==> flow/design.v <==
module setHexValue (output reg [6:0] display, input [3:0] value);
always @(*)begin 
	case(value)
		0: display  <= 7'b0000001;
		1: display  <= 7'b1001111;
		2: display  <= 7'b0010010;
		3: display  <= 7'b0000110;
		4: display  <= 7'b1001100;
		5: display  <= 7'b0100100;
		6: display  <= 7'b0100000;
		7: display  <= 7'b0001111;
		8: display  <= 7'b0000000;
		9: display  <= 7'b0001100;
		10: display  <= 7'b0001000;
		11: display  <= 7'b1100000;
		12: display  <= 7'b0110001;
		14: display  <= 7'b0110000;
		15: display  <= 7'b0111000;
		default: display <= 7'b1111111;  
		endcase
end
endmodule
module displayHex(output [6:0] Out0, Out1, Out2, Out3, 
					output reg [6:0]Out4, Out5, 
					 Out6, Out7, Out8, Out9, Out10, Out11, Out12, Out13,
					 input [13:0] inputBinary);
reg [3:0] temp0, temp1, temp2, temp3;
wire [6:0] tempOut0, tempOut1, tempOut2, tempOut3;
always @(*)begin
	temp0 <= (inputBinary[0]*1) + (inputBinary[1]*2) +
			(inputBinary[2]*4)+ (inputBinary[3]*8);		
	temp1 <= (inputBinary[4]*1) + (inputBinary[5]*2) +
			(inputBinary[6]*4)+ (inputBinary[7]*8);			
	temp2 <= (inputBinary[8]*1) + (inputBinary[9]*2) +
			(inputBinary[10]*4)+ (inputBinary[11]*8);		
	temp3 <= (inputBinary[12]*1) + (inputBinary[13]*2);	
	Out4 <= 7'b1111111;
	Out5 <= 7'b1111111;
	Out6 <= 7'b1111111;
	Out7 <= 7'b1111111;
	Out8 <= 7'b1111111;
	Out9 <= 7'b1111111;
	Out10 <= 7'b1111111;
	Out11 <= 7'b1111111;
	Out12 <= 7'b1111111;
	Out13 <= 7'b1111111;	
end
setHexValue u1(tempOut0, temp0);
setHexValue u2(tempOut1, temp1);
setHexValue u3(tempOut2, temp2);
setHexValue u4(tempOut3, temp3);
assign Out0 = tempOut0;
assign Out1 = tempOut1;
assign Out2 = tempOut2;
assign Out3 = tempOut3;
endmodule
module displayBinary(output reg [6:0] Out0, Out1, Out2, Out3, Out4, Out5, 
					 Out6, Out7, Out8, Out9, Out10, Out11, Out12, Out13,
					input [13:0] inputBinary);
always @(*)begin
	Out0 <= (inputBinary[0] == 1'b0)?(7'b0000001):(7'b1001111);
	Out1 <= (inputBinary[1] == 1'b0)?(7'b0000001):(7'b1001111);
	Out2 <= (inputBinary[2] == 1'b0)?(7'b0000001):(7'b1001111);
	Out3 <= (inputBinary[3] == 1'b0)?(7'b0000001):(7'b1001111);
	Out4 <= (inputBinary[4] == 1'b0)?(7'b0000001):(7'b1001111);
	Out5 <= (inputBinary[5] == 1'b0)?(7'b0000001):(7'b1001111);
	Out6 <= (inputBinary[6] == 1'b0)?(7'b0000001):(7'b1001111);
	Out7 <= (inputBinary[7] == 1'b0)?(7'b0000001):(7'b1001111);
	Out8 <= (inputBinary[8] == 1'b0)?(7'b0000001):(7'b1001111);
	Out9 <= (inputBinary[9] == 1'b0)?(7'b0000001):(7'b1001111);
	Out10 <= (inputBinary[10] == 1'b0)?(7'b0000001):(7'b1001111);
	Out11 <= (inputBinary[11] == 1'b0)?(7'b0000001):(7'b1001111);
	Out12 <= (inputBinary[12] == 1'b0)?(7'b0000001):(7'b1001111);
	Out13 <= (inputBinary[13] == 1'b0)?(7'b0000001):(7'b1001111);
end 
endmodule
module mux21( 
output reg [6:0] disp0, disp1, disp2, disp3, disp4, disp5, disp6, disp7,  
				disp8, disp9, disp10, disp11, disp12, disp13,
input [13:0] inputBinary, 
input DispSelect);
wire [6:0]Out0, Out1, Out2, Out3, Out4, Out5, Out6, 
	Out7, Out8, Out9, Out10, Out11, Out12, Out13, 
	Out14, Out15, Out16, Out17, Out18, Out19, Out20, 
	Out21, Out22, Out23, Out24, Out25, Out26, Out27;
displayHex hex(Out0, Out1, Out2, Out3, Out4, Out5, Out6, Out7, Out8, 
			Out9, Out10, Out11, Out12, Out13,inputBinary);
displayBinary binary(Out14, Out15, Out16, Out17, Out18, Out19, Out20, 
			Out21, Out22, Out23, Out24, Out25, Out26, Out27, inputBinary);	
always@ (*)begin
	if (DispSelect == 1'b1)begin 
		disp0 <= Out0;
		disp1 <= Out1;
		disp2 <= Out2;
		disp3 <= Out3;
		disp4 <= Out4;
		disp5 <= Out5;
		disp6 <= Out6;
		disp7 <= Out7;
		disp8 <= Out8;
		disp9 <= Out9;
		disp10 <= Out10;
		disp11 <= Out11;
		disp12 <= Out12;
		disp13 <= Out13;
		end
	else begin 
		disp0 <= Out14;
		disp1 <= Out15;
		disp2 <= Out16;
		disp3 <= Out17;
		disp4 <= Out18;
		disp5 <= Out19;
		disp6 <= Out20;
		disp7 <= Out21;
		disp8 <= Out22;
		disp9 <= Out23;
		disp10 <= Out24;
		disp11 <= Out25;
		disp12 <= Out26;
		disp13 <= Out27;
		end
end
endmodule
module MUX81 (
    output reg [13:0] dout,
    input [2:0] sel,
    input [13:0] d1, d2, d3, d4, d5, d6, d7, d8,
    input clk);
    always @ (posedge clk) begin
        casez(sel)
            3'b000: dout <= d1;
            3'b001: dout <= d2;
            3'b010: dout <= d3;
            3'b011: dout <= d4;
            3'b100: dout <= d5;
            3'b101: dout <= d6;
            3'b110: dout <= d7;
            3'b111: dout <= d8;
            default: dout <= 14'bz;
        endcase
    end
endmodule
module register(
    output reg [13:0] q,
    input [13:0] R, ALUout,
    input clk, ldR, ldALU, rst);
    always @ (posedge clk) begin
        if (rst == 1'b1) q <= 14'b0;
        else if (ldR == 1'b1) q <= R;
        else if (ldALU == 1'b1) q <= ALUout;
    end
endmodule
module registerArray(
    output [13:0] rout1, rout2, ramOut,
    input [13:0] rin, ALUin,
    input [7:0] ldR, ldALU,
    input [2:0] selrd1, selrd2, selram,
    input clk, rst);
    wire [13:0] rd0, rd1, rd2, rd3, rd4, rd5, rd6, rd7;
    register R0 (rd0, rin, ALUin, clk, ldR[0], ldALU[0], rst);  
    register R1 (rd1, rin, ALUin, clk, ldR[1], ldALU[1], rst);  
    register R2 (rd2, rin, ALUin, clk, ldR[2], ldALU[2], rst);  
    register R3 (rd3, rin, ALUin, clk, ldR[3], ldALU[3], rst);  
    register R4 (rd4, rin, ALUin, clk, ldR[4], ldALU[4], rst);  
    register R5 (rd5, rin, ALUin, clk, ldR[5], ldALU[5], rst);  
    register R6 (rd6, rin, ALUin, clk, ldR[6], ldALU[6], rst);  
    register R7 (rd7, rin, ALUin, clk, ldR[7], ldALU[7], rst);  
    MUX81 M1 (rout1, selrd1, rd0, rd1, rd2, rd3, rd4, rd5, rd6, rd7, clk);
    MUX81 M2 (rout2, selrd2, rd0, rd1, rd2, rd3, rd4, rd5, rd6, rd7, clk);
    MUX81 M3 (ramOut, selram, rd0, rd1, rd2, rd3, rd4, rd5, rd6, rd7, clk);
endmodule
module ALU (ALU_OUTPUT, ALU_FLAGS, A, B, ALU_OpCode, en, rstFlags, clk);
	output reg [13:0] ALU_OUTPUT;
	output reg [2:0] ALU_FLAGS;
	input [13:0] A, B;
	input [4:0] ALU_OpCode;
	input en, rstFlags, clk;
	reg [27:0] tempMult;
	reg [14:0] tempOver;
	always @(posedge clk or posedge rstFlags) begin
		if (rstFlags == 1'b1) begin  
			ALU_OUTPUT <= 14'd0;
			ALU_FLAGS <= 2'd0;
			tempMult <= 15'd0;
			tempOver <= 15'd0;
		end
		else if (en) case (ALU_OpCode)
			5'b00000: ALU_OUTPUT <= 14'b0;  
			5'b00001: ALU_OUTPUT <= 14'b0;  
			5'b00010: ALU_OUTPUT <= 14'b0;  
			5'b00011: begin  
					tempOver = A + B;
					if (tempOver[14] == 1'b1) ALU_FLAGS <= 3'd3;  
					ALU_OUTPUT <= tempOver[13:0];
			end
			5'b00100: begin  
					if (A < B) begin
						ALU_FLAGS <= 3'd4;  
						ALU_OUTPUT <= 14'b0;
					end
					else ALU_OUTPUT <= A - B; 
			end
			5'b00101: begin  
					tempMult = A * B;
					if (tempMult > 14'd255) ALU_FLAGS <= 3'd3;  
					ALU_OUTPUT <= tempMult[13:0];
			end
			5'b00110: begin  
					if (B == 1'd0) begin
						ALU_FLAGS <= 3'd5;  
						ALU_OUTPUT <= A;
					end
					else ALU_OUTPUT <= A / B; 
			end
			5'b00111: ALU_FLAGS <= (A < B) ? 3'd1:3'd2;  
			5'b01000: ALU_FLAGS <= (A > B) ? 3'd1:3'd2;  
			5'b01001: ALU_FLAGS <= (A <= B) ? 3'd1:3'd2;  
			5'b01010: ALU_FLAGS <= (A >= B) ? 3'd1:3'd2;  
			5'b01011: ALU_FLAGS <= (A == B) ? 3'd1:3'd2;  
			5'b01100: ALU_FLAGS <= (A != B) ? 3'd1:3'd2;  
			5'b01101: ALU_OUTPUT <= A & B;  
			5'b01110: ALU_OUTPUT <= A | B;  
			5'b01111: ALU_OUTPUT <= ~A;  
			5'b10000: ALU_OUTPUT <= A ^ B;  
			5'b10001: begin  
					tempOver = (~A) + 1; 
					if (tempOver[14] == 1'b1) ALU_FLAGS <= 3'd3;  
					ALU_OUTPUT <= tempOver[13:0];
			end
			5'b10010: ALU_OUTPUT <= A << B;  
			5'b10011: ALU_OUTPUT <= A >> B;  
			5'b10100: ALU_OUTPUT <= A << 1;  
			5'b10101: ALU_OUTPUT <= A >> 1;  
			5'b10110: ALU_OUTPUT <= A <<< 1;  
			5'b10111: ALU_OUTPUT <= A >>> 1;  
			5'b11000: ALU_OUTPUT <= {A[12:0], A[13]};  
			5'b11001: ALU_OUTPUT <= {A[0], A[13:1]};  
			5'b11010: ALU_OUTPUT <= 14'b0;  
			5'b11011: ALU_OUTPUT <= 14'b0;  
			5'b11100: begin 
					if((A % 2'd2)== 0) ALU_FLAGS <= 3'd6;
					else ALU_FLAGS <= 3'd7;
			end	
			5'b11101: ALU_OUTPUT <= A;  
			5'b11110: ALU_OUTPUT <= 14'b0;  
			5'b11111: ALU_OUTPUT <= 14'b0;  
			default: ALU_FLAGS <= 3'd0;
		endcase
	end
endmodule
module controlUnit (
    output reg readRAM, writeRAM, ldA, ldB,
    output reg [5:0] address,
    output reg [4:0] opcode,
    output reg [7:0] ldALU, ldR,
    output reg [2:0] result, rega, regb, selram,
    output reg displaySelect,
    output aluEn, halted,
    input [13:0] RAMdata,
    input clk, rst);
    reg [3:0] state;
    reg [5:0] pc;
    reg [13:0] currentInstruction;
    assign aluEn = (state == 4'b0011) || (state == 4'b0110);
    assign halted = (state == 4'b1111);
    always @ (posedge clk, posedge rst) begin
        if (rst == 1'b1) begin
            state <= 4'b0000;
            readRAM <= 1'b0;
            writeRAM <= 1'b0;
            ldA <= 1'b0;
            ldB <= 1'b0;
            displaySelect <= 1'b0;
            selram <= 3'b000;
            opcode <= 5'b00000;
            address <= 6'b000000;
            result <= 3'b000;
            rega <= 3'b000;
            regb <= 3'b000;
            ldALU <= 8'b00000000;
            ldR <= 8'b00000000;
            pc <= 6'b000000;
            currentInstruction <= 14'b0;
        end
        else begin
            case(state)
                4'b0000: begin  
                    readRAM <= 1'b1;
                    state <= 4'b0001;
                    address <= pc;
                end
                4'b0001: begin  
                    readRAM <= 1'b0;
                    opcode <= RAMdata[13:9];
                    result <= RAMdata[8:6];
                    rega <= RAMdata[5:3];
                    regb <= RAMdata[2:0];
                    currentInstruction <= RAMdata[13:0];
                    state <= 4'b0010;
                end
                4'b0010: begin  
                    case (opcode)
                        5'b00000:     state <= 4'b0110;
                        5'b00001:       state <= 4'b0110;
                        5'b00010:      state <= 4'b0110;
                        5'b00011:       state <= 4'b0011;
                        5'b00100:       state <= 4'b0011;
                        5'b00101:       state <= 4'b0011;
                        5'b00110:       state <= 4'b0011;
                        5'b00111:     state <= 4'b0110;
                        5'b01000:     state <= 4'b0110;
                        5'b01001:     state <= 4'b0110;
                        5'b01010:     state <= 4'b0110;
                        5'b01011:     state <= 4'b0110;
                        5'b01100:     state <= 4'b0110;
                        5'b01101:      state <= 4'b0011;
                        5'b01110:       state <= 4'b0011;
                        5'b01111:      state <= 4'b0011;
                        5'b10000:      state <= 4'b0011;
                        5'b10001:   state <= 4'b0011;
                        5'b10010:      state <= 4'b0011;
                        5'b10011:      state <= 4'b0011;
                        5'b10100:       state <= 4'b0011;
                        5'b10101:       state <= 4'b0011;
                        5'b10110:       state <= 4'b0011;
                        5'b10111:       state <= 4'b0011;
                        5'b11000:       state <= 4'b0011;
                        5'b11001:       state <= 4'b0011;
                        5'b11010:     state <= 4'b1100;
                        5'b11011:     state <= 4'b1101;
                        5'b11100:       state <= 4'b0110;
                        5'b11101:       state <= 4'b0011;
                        5'b11110:       state <= 4'b0100;
                        5'b11111:       state <= 4'b0101;
                        default:    state <= 4'b0000;
                    endcase
                end
                4'b0011: begin  
                    case(result)
                        3'b000: ldALU <= 8'b00000001;
                        3'b001: ldALU <= 8'b00000010;
                        3'b010: ldALU <= 8'b00000100;
                        3'b011: ldALU <= 8'b00001000;
                        3'b100: ldALU <= 8'b00010000;
                        3'b101: ldALU <= 8'b00100000;
                        3'b110: ldALU <= 8'b01000000;
                        3'b111: ldALU <= 8'b10000000;
                        default: ldALU <= 8'b00000000;
                    endcase
                    state <= 4'b0111;
                end
                4'b0100: begin  
                    readRAM <= 1'b1;
                    address <= RAMdata[5:0];
                    case(result)
                        3'b000: ldR <= 8'b00000001;
                        3'b001: ldR <= 8'b00000010;
                        3'b010: ldR <= 8'b00000100;
                        3'b011: ldR <= 8'b00001000;
                        3'b100: ldR <= 8'b00010000;
                        3'b101: ldR <= 8'b00100000;
                        3'b110: ldR <= 8'b01000000;
                        3'b111: ldR <= 8'b10000000;
                        default: ldR <= 8'b00000000;
                    endcase
                    state <= 4'b0111;
                end
                4'b0101: begin  
                    address <= RAMdata[5:0];
                    selram <= result;
                    state <= 4'b0111;
                end
                4'b0110: begin  
                    if (opcode == 5'b00001) state <= 4'b1111;
                    else state <= 4'b0111;
                end
                4'b0111: begin  
                    if (opcode == 5'b11111) writeRAM <= 1'b1;
                    if (opcode == 5'b11010) displaySelect <= 1'b0;
                    if (opcode == 5'b11011) displaySelect <= 1'b1;
                    state <= 4'b1000;
                end 
                4'b1000: begin  
                    state <= 4'b1011;
                end
                4'b1001: begin
                end
                4'b1010: begin
                end
                4'b1011: begin  
                    ldALU <= 8'b00000000;
                    readRAM <= 1'b0;
                    ldR <= 8'b00000000;
                    writeRAM <= 1'b0;
                    ldA <= 1'b0;
                    pc <= pc + 1;
                    state <= 4'b0000;
                end
                4'b1100: begin  
                    ldA <= 1'b1;
                    state <= 4'b0111;
                end
                4'b1101: begin  
                    ldA <= 1'b1;
                    state <= 4'b0111;
                end
                4'b1111: begin  
                    state <= 4'b1111;
                end
                default: state <= 4'b0000;
            endcase
        end
    end
endmodule
module CPU (
    output [6:0] disp0, disp1, disp2, disp3, disp4, disp5, disp6, disp7, disp8, disp9, disp10, disp11, disp12, disp13,
    output [2:0] flags,
    output halted,
    output [5:0] mem_addr,
    output mem_wr,
    output [13:0] mem_wdata,
    input [13:0] mem_rdata,
    input clk, rst);
    wire [13:0] data_o, A, B, ALUout, ramOut, inputBinary;
    wire [7:0] ldR, ldALU;
    wire [5:0] address;
    wire [4:0] opcode;
    wire [2:0] result, rega, regb, selram;
    wire readRAM, writeRAM, displaySelect, ldA, ldB, aluEn;
    assign data_o = mem_rdata;
    assign mem_addr = address;
    assign mem_wr = writeRAM;
    assign mem_wdata = ramOut;
    registerArray RA1 (A, B, ramOut, data_o, ALUout, ldR, ldALU, rega, regb, selram, clk, rst);
    ALU A1 (ALUout, flags, A, B, opcode, aluEn, rst, clk);
    controlUnit CU1 (readRAM, writeRAM, ldA, ldB, address, opcode, ldALU, ldR, result, rega, regb, selram, displaySelect, aluEn, halted, data_o, clk, rst);
    register disreg (inputBinary, A, B, clk, ldA, ldB, rst);
    mux21 display (disp0, disp1, disp2, disp3, disp4, disp5, disp6, disp7, disp8, disp9, disp10, disp11, disp12, disp13, inputBinary, displaySelect); 
endmodule
Reports on CPU

Tool output for the design above, in the order of the flow.
Line numbers count from 1 in the design file above.
Operators: Yosys type, input widths -> output width; for muxes data width and select width s.
Cell names lack the library's common part.
A cell with n/a has no value.

Top: CPU
Clock port: clk
Standard-cell library: sky130hd
Corner: tt_025C_1v80

After elaboration

Source: Yosys, flattened and elaborated, memories not mapped. Widths are those after wreduce. Registers that Yosys merges into a memory's read port (data or address) are not register bits. Print and check cells do not count.
Memory sizes are those after Yosys's memory passes, which may raise the word count (mostly to a power of two), join words into wider ones and drop unused or constant bits.

Flip-flop bits (word level): 237
Memory bits (read-only): 704
Memories: 7
Input bits: 16
Word-level cells: 245

Memories:

| memory          | words | bits a word | rd ports | wr ports | line | source |
| (no name shown) | 32    | 4           | 1        | 0        | 303  | `case (opcode)` |
| (no name shown) | 16    | 7           | 1        | 0        | 3    | `case(value)` |
| (no name shown) | 16    | 7           | 1        | 0        | 3    |  |
| (no name shown) | 16    | 7           | 1        | 0        | 3    |  |
| (no name shown) | 16    | 7           | 1        | 0        | 3    |  |
| (no name shown) | 8     | 8           | 1        | 0        | 340  | `case(result)` |

Memories not listed: 1.

$add $sub $neg: 14
Multiply operators: 1
Divide/modulo/power cells: 1
Order comparisons: 5
Equal/unequal tests: 74
Shifts and indexed selects: 2
Mux-type cells: 74
Bitwise operators: 5
Reductions and logical operators: 35

Operators with widths:

| operator              | count |
| $mul 14x14->28        | 1 |
| $pmux 14 s8           | 3 |
| $mux 14               | 19 |
| $pmux 14 s17          | 1 |
| $div 14x14->14        | 1 |
| $mux 7                | 28 |
| $eq 5x5->1 const B    | 16 |
| $eq 5x4->1 const B    | 8 |
| $eq 3x3->1 const B    | 12 |
| $pmux 3 s12           | 1 |
| $pmux 4 s9            | 1 |
| $logic_not 32->1      | 1 |
| $pmux 8 s2            | 2 |
| $reduce_bool 2->1     | 14 |
| $gt 28x8->1 const B   | 1 |
| $eq 4x4->1 const B    | 7 |
| $eq 5x3->1 const B    | 4 |
| $eq 3x2->1 const B    | 6 |
| $reduce_bool 17->1    | 1 |
| $eq 4x3->1 const B    | 4 |
| $add 14x14->15        | 1 |
| $not 14->15           | 1 |
| $add 15x1->15 const B | 1 |
| $mux 3                | 5 |
| $sub 14x14->14        | 1 |
| $ge 14x14->1          | 1 |
| $gt 14x14->1          | 1 |
| $le 14x14->1          | 1 |

Not listed: further kinds 35, cells in them 68.

Longest topological paths

Longest topological path by Yosys (ltp), each cell counted once; first at word level (registers and memories cut), then after technology mapping (sequential cells cut; the memories' decode and read muxes count).

Depth in word-level cells: 4
ABC_AREA: 0
Gate-level depth with buffers: 119
Gate-level depth less buffers: 112

Netlist

The flow's flattened synthesis, as Yosys stat reports it; memories are mapped. The netlist is that of the ABC_AREA named above (0 if unset); the other value can give another one.

Cells in the netlist: 3753
Chip area (Yosys): 29413.2 um^2
Flip-flops: 237

Cells by type:

| cell type | count |
| dfxtp_1   | 168 |
| ha_1      | 260 |
| fa_1      | 143 |
| nor2_1    | 550 |
| dfrtp_1   | 69 |
| mux2i_1   | 166 |
| a21oi_1   | 270 |
| nand2_1   | 328 |
| mux4_2    | 54 |
| o21ai_0   | 191 |
| inv_1     | 246 |
| clkbuf_1  | 233 |
| mux2_2    | 66 |
| buf_4     | 62 |
| nor3_1    | 91 |
| o21a_1    | 55 |
| xnor2_1   | 47 |
| xor2_1    | 29 |

Other cell types: 81; their cells: 725.
By module: a second synthesis without flattening, with its own total; a netlist apart from the flattened one above.

Cells (unflattened synthesis): 3815
Area total of the unflattened synthesis: 32234.7 um^2

Rows give one instance, submodules left out.

Modules:

| module        | times used | cells | area (um^2) | seq. area (um^2) |
| ALU           | 1          | 2209  | 16449.5     | 425.4 |
| register      | 9          | 62    | 659.4       | 280.3 |
| MUX81         | 3          | 136   | 1271.2      | 280.3 |
| controlUnit   | 1          | 219   | 2531.2      | 1326.3 |
| mux21         | 1          | 109   | 1258.7      | 0.0 |
| setHexValue   | 4          | 35    | 242.7       | 0.0 |
| displayBinary | 1          | 100   | 743.2       | 0.0 |
| displayHex    | 1          | 72    | 533.0       | 0.0 |
| CPU           | 1          | 0     | 0.0         | 0.0 |
| registerArray | 1          | 0     | 0.0         | 0.0 |

Timing after synthesis

Source: OpenSTA report_checks on the synthesized netlist (no wires, ideal clock, input and output delay 20% of the period each), path of least setup slack; recovery checks are left aside. Register names are those of the netlist, which keeps one name where synthesis merged equal registers.

Path type: reg-to-reg
Start point: register RA1.M2.dout[0]
End point: register A1.ALU_OUTPUT[0]
Clock period: 24.0 ns
Library setup time: 0.142 ns
Launch time at the first pin: 0.000 ns
Arrival time: 23.752 ns
Data required time: 23.858 ns
Setup slack: 0.107 ns
Delay of the path: 23.894 ns
Stages: 112
Path buffers: 9
Synthesis period reached: 23.893 ns

"delay of the path" is the arrival time less input delay plus setup time.
"stages": output pins that drive a net of the path, with the launching flip-flop's if there is one; two outputs of one cell count as two.
"synthesis period reached" is the clock period less the worst setup slack; recovery checks do not enter. This is arithmetic on one report: input and output delays are still those of the set period (20% each).
Between the ends stands the longest chain of elaborated cells between them, by number of cells; it is not shown to be the way that was timed. Of several equally long chains one is given.
Each line given opens the expression or statement behind the cell; cells for indexed reads and writes are added by Yosys, which also makes memories of some case tables.
At most two assigning lines are given for a register; there are more.

Path through: dfxtp_1 > clkbuf_1 > clkinv_1 > clkbuf_1 > ha_1 > o21bai_1 > nor3_1 > nor2_1 > a21oi_1 > ha_1 > o21a_1 > nor2_1 > or4_1 > nand2_1 > ha_1 > o21a_1 > o21ai_0 > a2111oi_4 > (+76 left out) > o21a_1 > o2111ai_1 > a31oi_1 > and4_1 > o31a_1 > o21ai_0 > a21oi_1 > clkbuf_1 > mux2_2 > ha_1 > nor2b_1 > o31a_1 > o21a_1 > o21ai_0 > a21oi_1 > o21a_1 > o2111ai_1 > a32oi_1
Length of the longest elaborated chain: 3
Elaborated cells on any way between the ends: 14
Those cells by class: 2 x add/sub; 1 x mul; 1 x div; 1 x compare; 2 x shift; 3 x mux; 3 x logic; 1 x reduce/logical

RTL lines, path after synthesis:

| element         | line | source |
| start, declared | 126  | `output reg [13:0] dout,` |
| start, assigned | 132  | `3'b000: dout <= d1;` |
| start, assigned | 133  | `3'b001: dout <= d2;` |
| $div 14x14->14  | 214  | `else ALU_OUTPUT <= A / B;` |
| $mux 14         | 210  | `if (B == 1'd0) begin` |
| $pmux 14 s17    | 188  | `else if (en) case (ALU_OpCode)` |
| end, assigned   | 195  | `ALU_OUTPUT <= tempOver[13:0];` |
| end, assigned   | 202  | `else ALU_OUTPUT <= A - B;` |
| end, declared   | 174  | `output reg [13:0] ALU_OUTPUT;` |

Timing after layout

Path of least setup slack in the final report of run 1 (OpenROAD, finished layout, wires in). Where an end is a register, its clock arrival counts in the times.

Path type: reg-to-reg
Start point: register RA1.M2.dout[0]
End point: register A1.ALU_OUTPUT[0]
Clock period: 37.4 ns
Library setup time: 0.14 ns
Launch time at the first pin: 0.57 ns
Arrival time: 26.79 ns
Data required time: 37.81 ns
Setup slack: 11.02 ns
Stages: 108
Path buffers: 4

Between the ends stands the longest chain of elaborated cells between them, by number of cells; it is not shown to be the way that was timed. Of several equally long chains one is given.
At most two assigning lines are given for a register; there are more.

Path through: dfxtp_2 > buf_4 > clkinv_1 > ha_1 > o21bai_1 > nor3_1 > nor2_1 > a21oi_1 > ha_1 > o21a_1 > nor2_1 > or4_1 > nand2_1 > ha_1 > o21a_1 > o21ai_0 > a2111oi_4 > a21oi_1 > (+72 left out) > a31oi_1 > and4_1 > o31a_1 > o21ai_0 > a21oi_1 > buf_4 > mux2_2 > ha_1 > a21o_1 > a21oi_1 > nor2b_1 > o31a_1 > o21a_1 > o21ai_0 > a21oi_1 > o21a_1 > o2111ai_1 > a32oi_1
Length of the longest elaborated chain: 3
Elaborated cells on any way between the ends: 14
Those cells by class: 2 x add/sub; 1 x mul; 1 x div; 1 x compare; 2 x shift; 3 x mux; 3 x logic; 1 x reduce/logical

RTL lines, path post-layout:

| element         | line | source |
| start, declared | 126  | `output reg [13:0] dout,` |
| start, assigned | 132  | `3'b000: dout <= d1;` |
| start, assigned | 133  | `3'b001: dout <= d2;` |
| $div 14x14->14  | 214  | `else ALU_OUTPUT <= A / B;` |
| $mux 14         | 210  | `if (B == 1'd0) begin` |
| $pmux 14 s17    | 188  | `else if (en) case (ALU_OpCode)` |
| end, assigned   | 195  | `ALU_OUTPUT <= tempOver[13:0];` |
| end, assigned   | 202  | `else ALU_OUTPUT <= A - B;` |
| end, declared   | 174  | `output reg [13:0] ALU_OUTPUT;` |

Stored flow runs of CPU (4 of them; Yosys, OpenROAD, sky130hd). They differ in their settings and are not a sequence. Constraints: input delay and output delay 20% of the set period each, output load 0.01 pF.
"period achieved": clock period set for the run, less the worst setup slack. It is reckoned from that one timing run; input and output delays stay at 20% of the period that was set.
"worst path time" = time allowed to the worst setup path (clock period - input delay - output delay, where it has them) - its slack; a late launch clock adds to it, a late capture clock takes from it.
Settings: n/a = not set for that run.
Among the results, n/a means that no value is shown for the run.

| setting or result                        | run 1      | run 2      | run 3 | run 4 |
| CORE_UTILIZATION                         | 40         | 63         | 72    | 62    |
| PLACE_DENSITY                            | 0.6        | n/a        | 0.91  | n/a   |
| period_ns                                | 37.4       | 18.1       | 29.6  | 28.3  |
| CAP_MARGIN                               | 20         | 10         | 20    | 15    |
| CORE_MARGIN                              | 2          | 7          | 2     | 2     |
| SLEW_MARGIN                              | 20         | 20         | 40    | 30    |
| ABC_AREA                                 | n/a        | 0          | 1     | 0     |
| CORE_ASPECT_RATIO                        | n/a        | 0.97       | 1.04  | n/a   |
| CTS_CLUSTER_DIAMETER                     | n/a        | 245        | n/a   | 353   |
| CTS_CLUSTER_SIZE                         | n/a        | 98         | 95    | n/a   |
| GPL_ROUTABILITY_DRIVEN                   | n/a        | 0          | n/a   | n/a   |
| HOLD_SLACK_MARGIN                        | n/a        | 0.12       | n/a   | n/a   |
| MAX_ROUTING_LAYER                        | n/a        | met5       | n/a   | n/a   |
| PLACE_DENSITY_LB_ADDON                   | n/a        | 0.11       | n/a   | n/a   |
| SETUP_SLACK_MARGIN                       | n/a        | 2.91       | 5.0   | n/a   |
| TNS_END_PERCENT                          | n/a        | 45         | n/a   | n/a   |
| CELL_PAD_IN_SITES_DETAIL_PLACEMENT       | n/a        | n/a        | 2     | 0     |
| MIN_ROUTING_LAYER                        | n/a        | n/a        | met1  | n/a   |
| CELL_PAD_IN_SITES_GLOBAL_PLACEMENT       | n/a        | n/a        | n/a   | 2     |
| GPL_TIMING_DRIVEN                        | n/a        | n/a        | n/a   | 0     |
| worst path time (ns)                     | 26.38      | 21.28      | n/a   | n/a   |
| class of the worst setup path            | reg-to-reg | reg-to-reg | n/a   | n/a   |
| chip area after synthesis (Yosys) (um^2) | 29413.2    | 29413.2    | n/a   | n/a   |
| period achieved (ns)                     | 26.382     | 21.281     | n/a   | n/a   |
| utilization after routing (%)            | 43.8       | 75.6       | n/a   | n/a   |
| worst slack on setup checks (ns)         | 11.018     | -3.181     | n/a   | n/a   |
| summed negative setup slack (ns)         | 0.000      | -4.673     | n/a   | n/a   |
| full die area (um^2)                     | 75718.5    | 52934.0    | n/a   | n/a   |

Run 3: stopped before the end: placement reported a tool error
Run 4: stopped before the end: placement reported GPL-0301
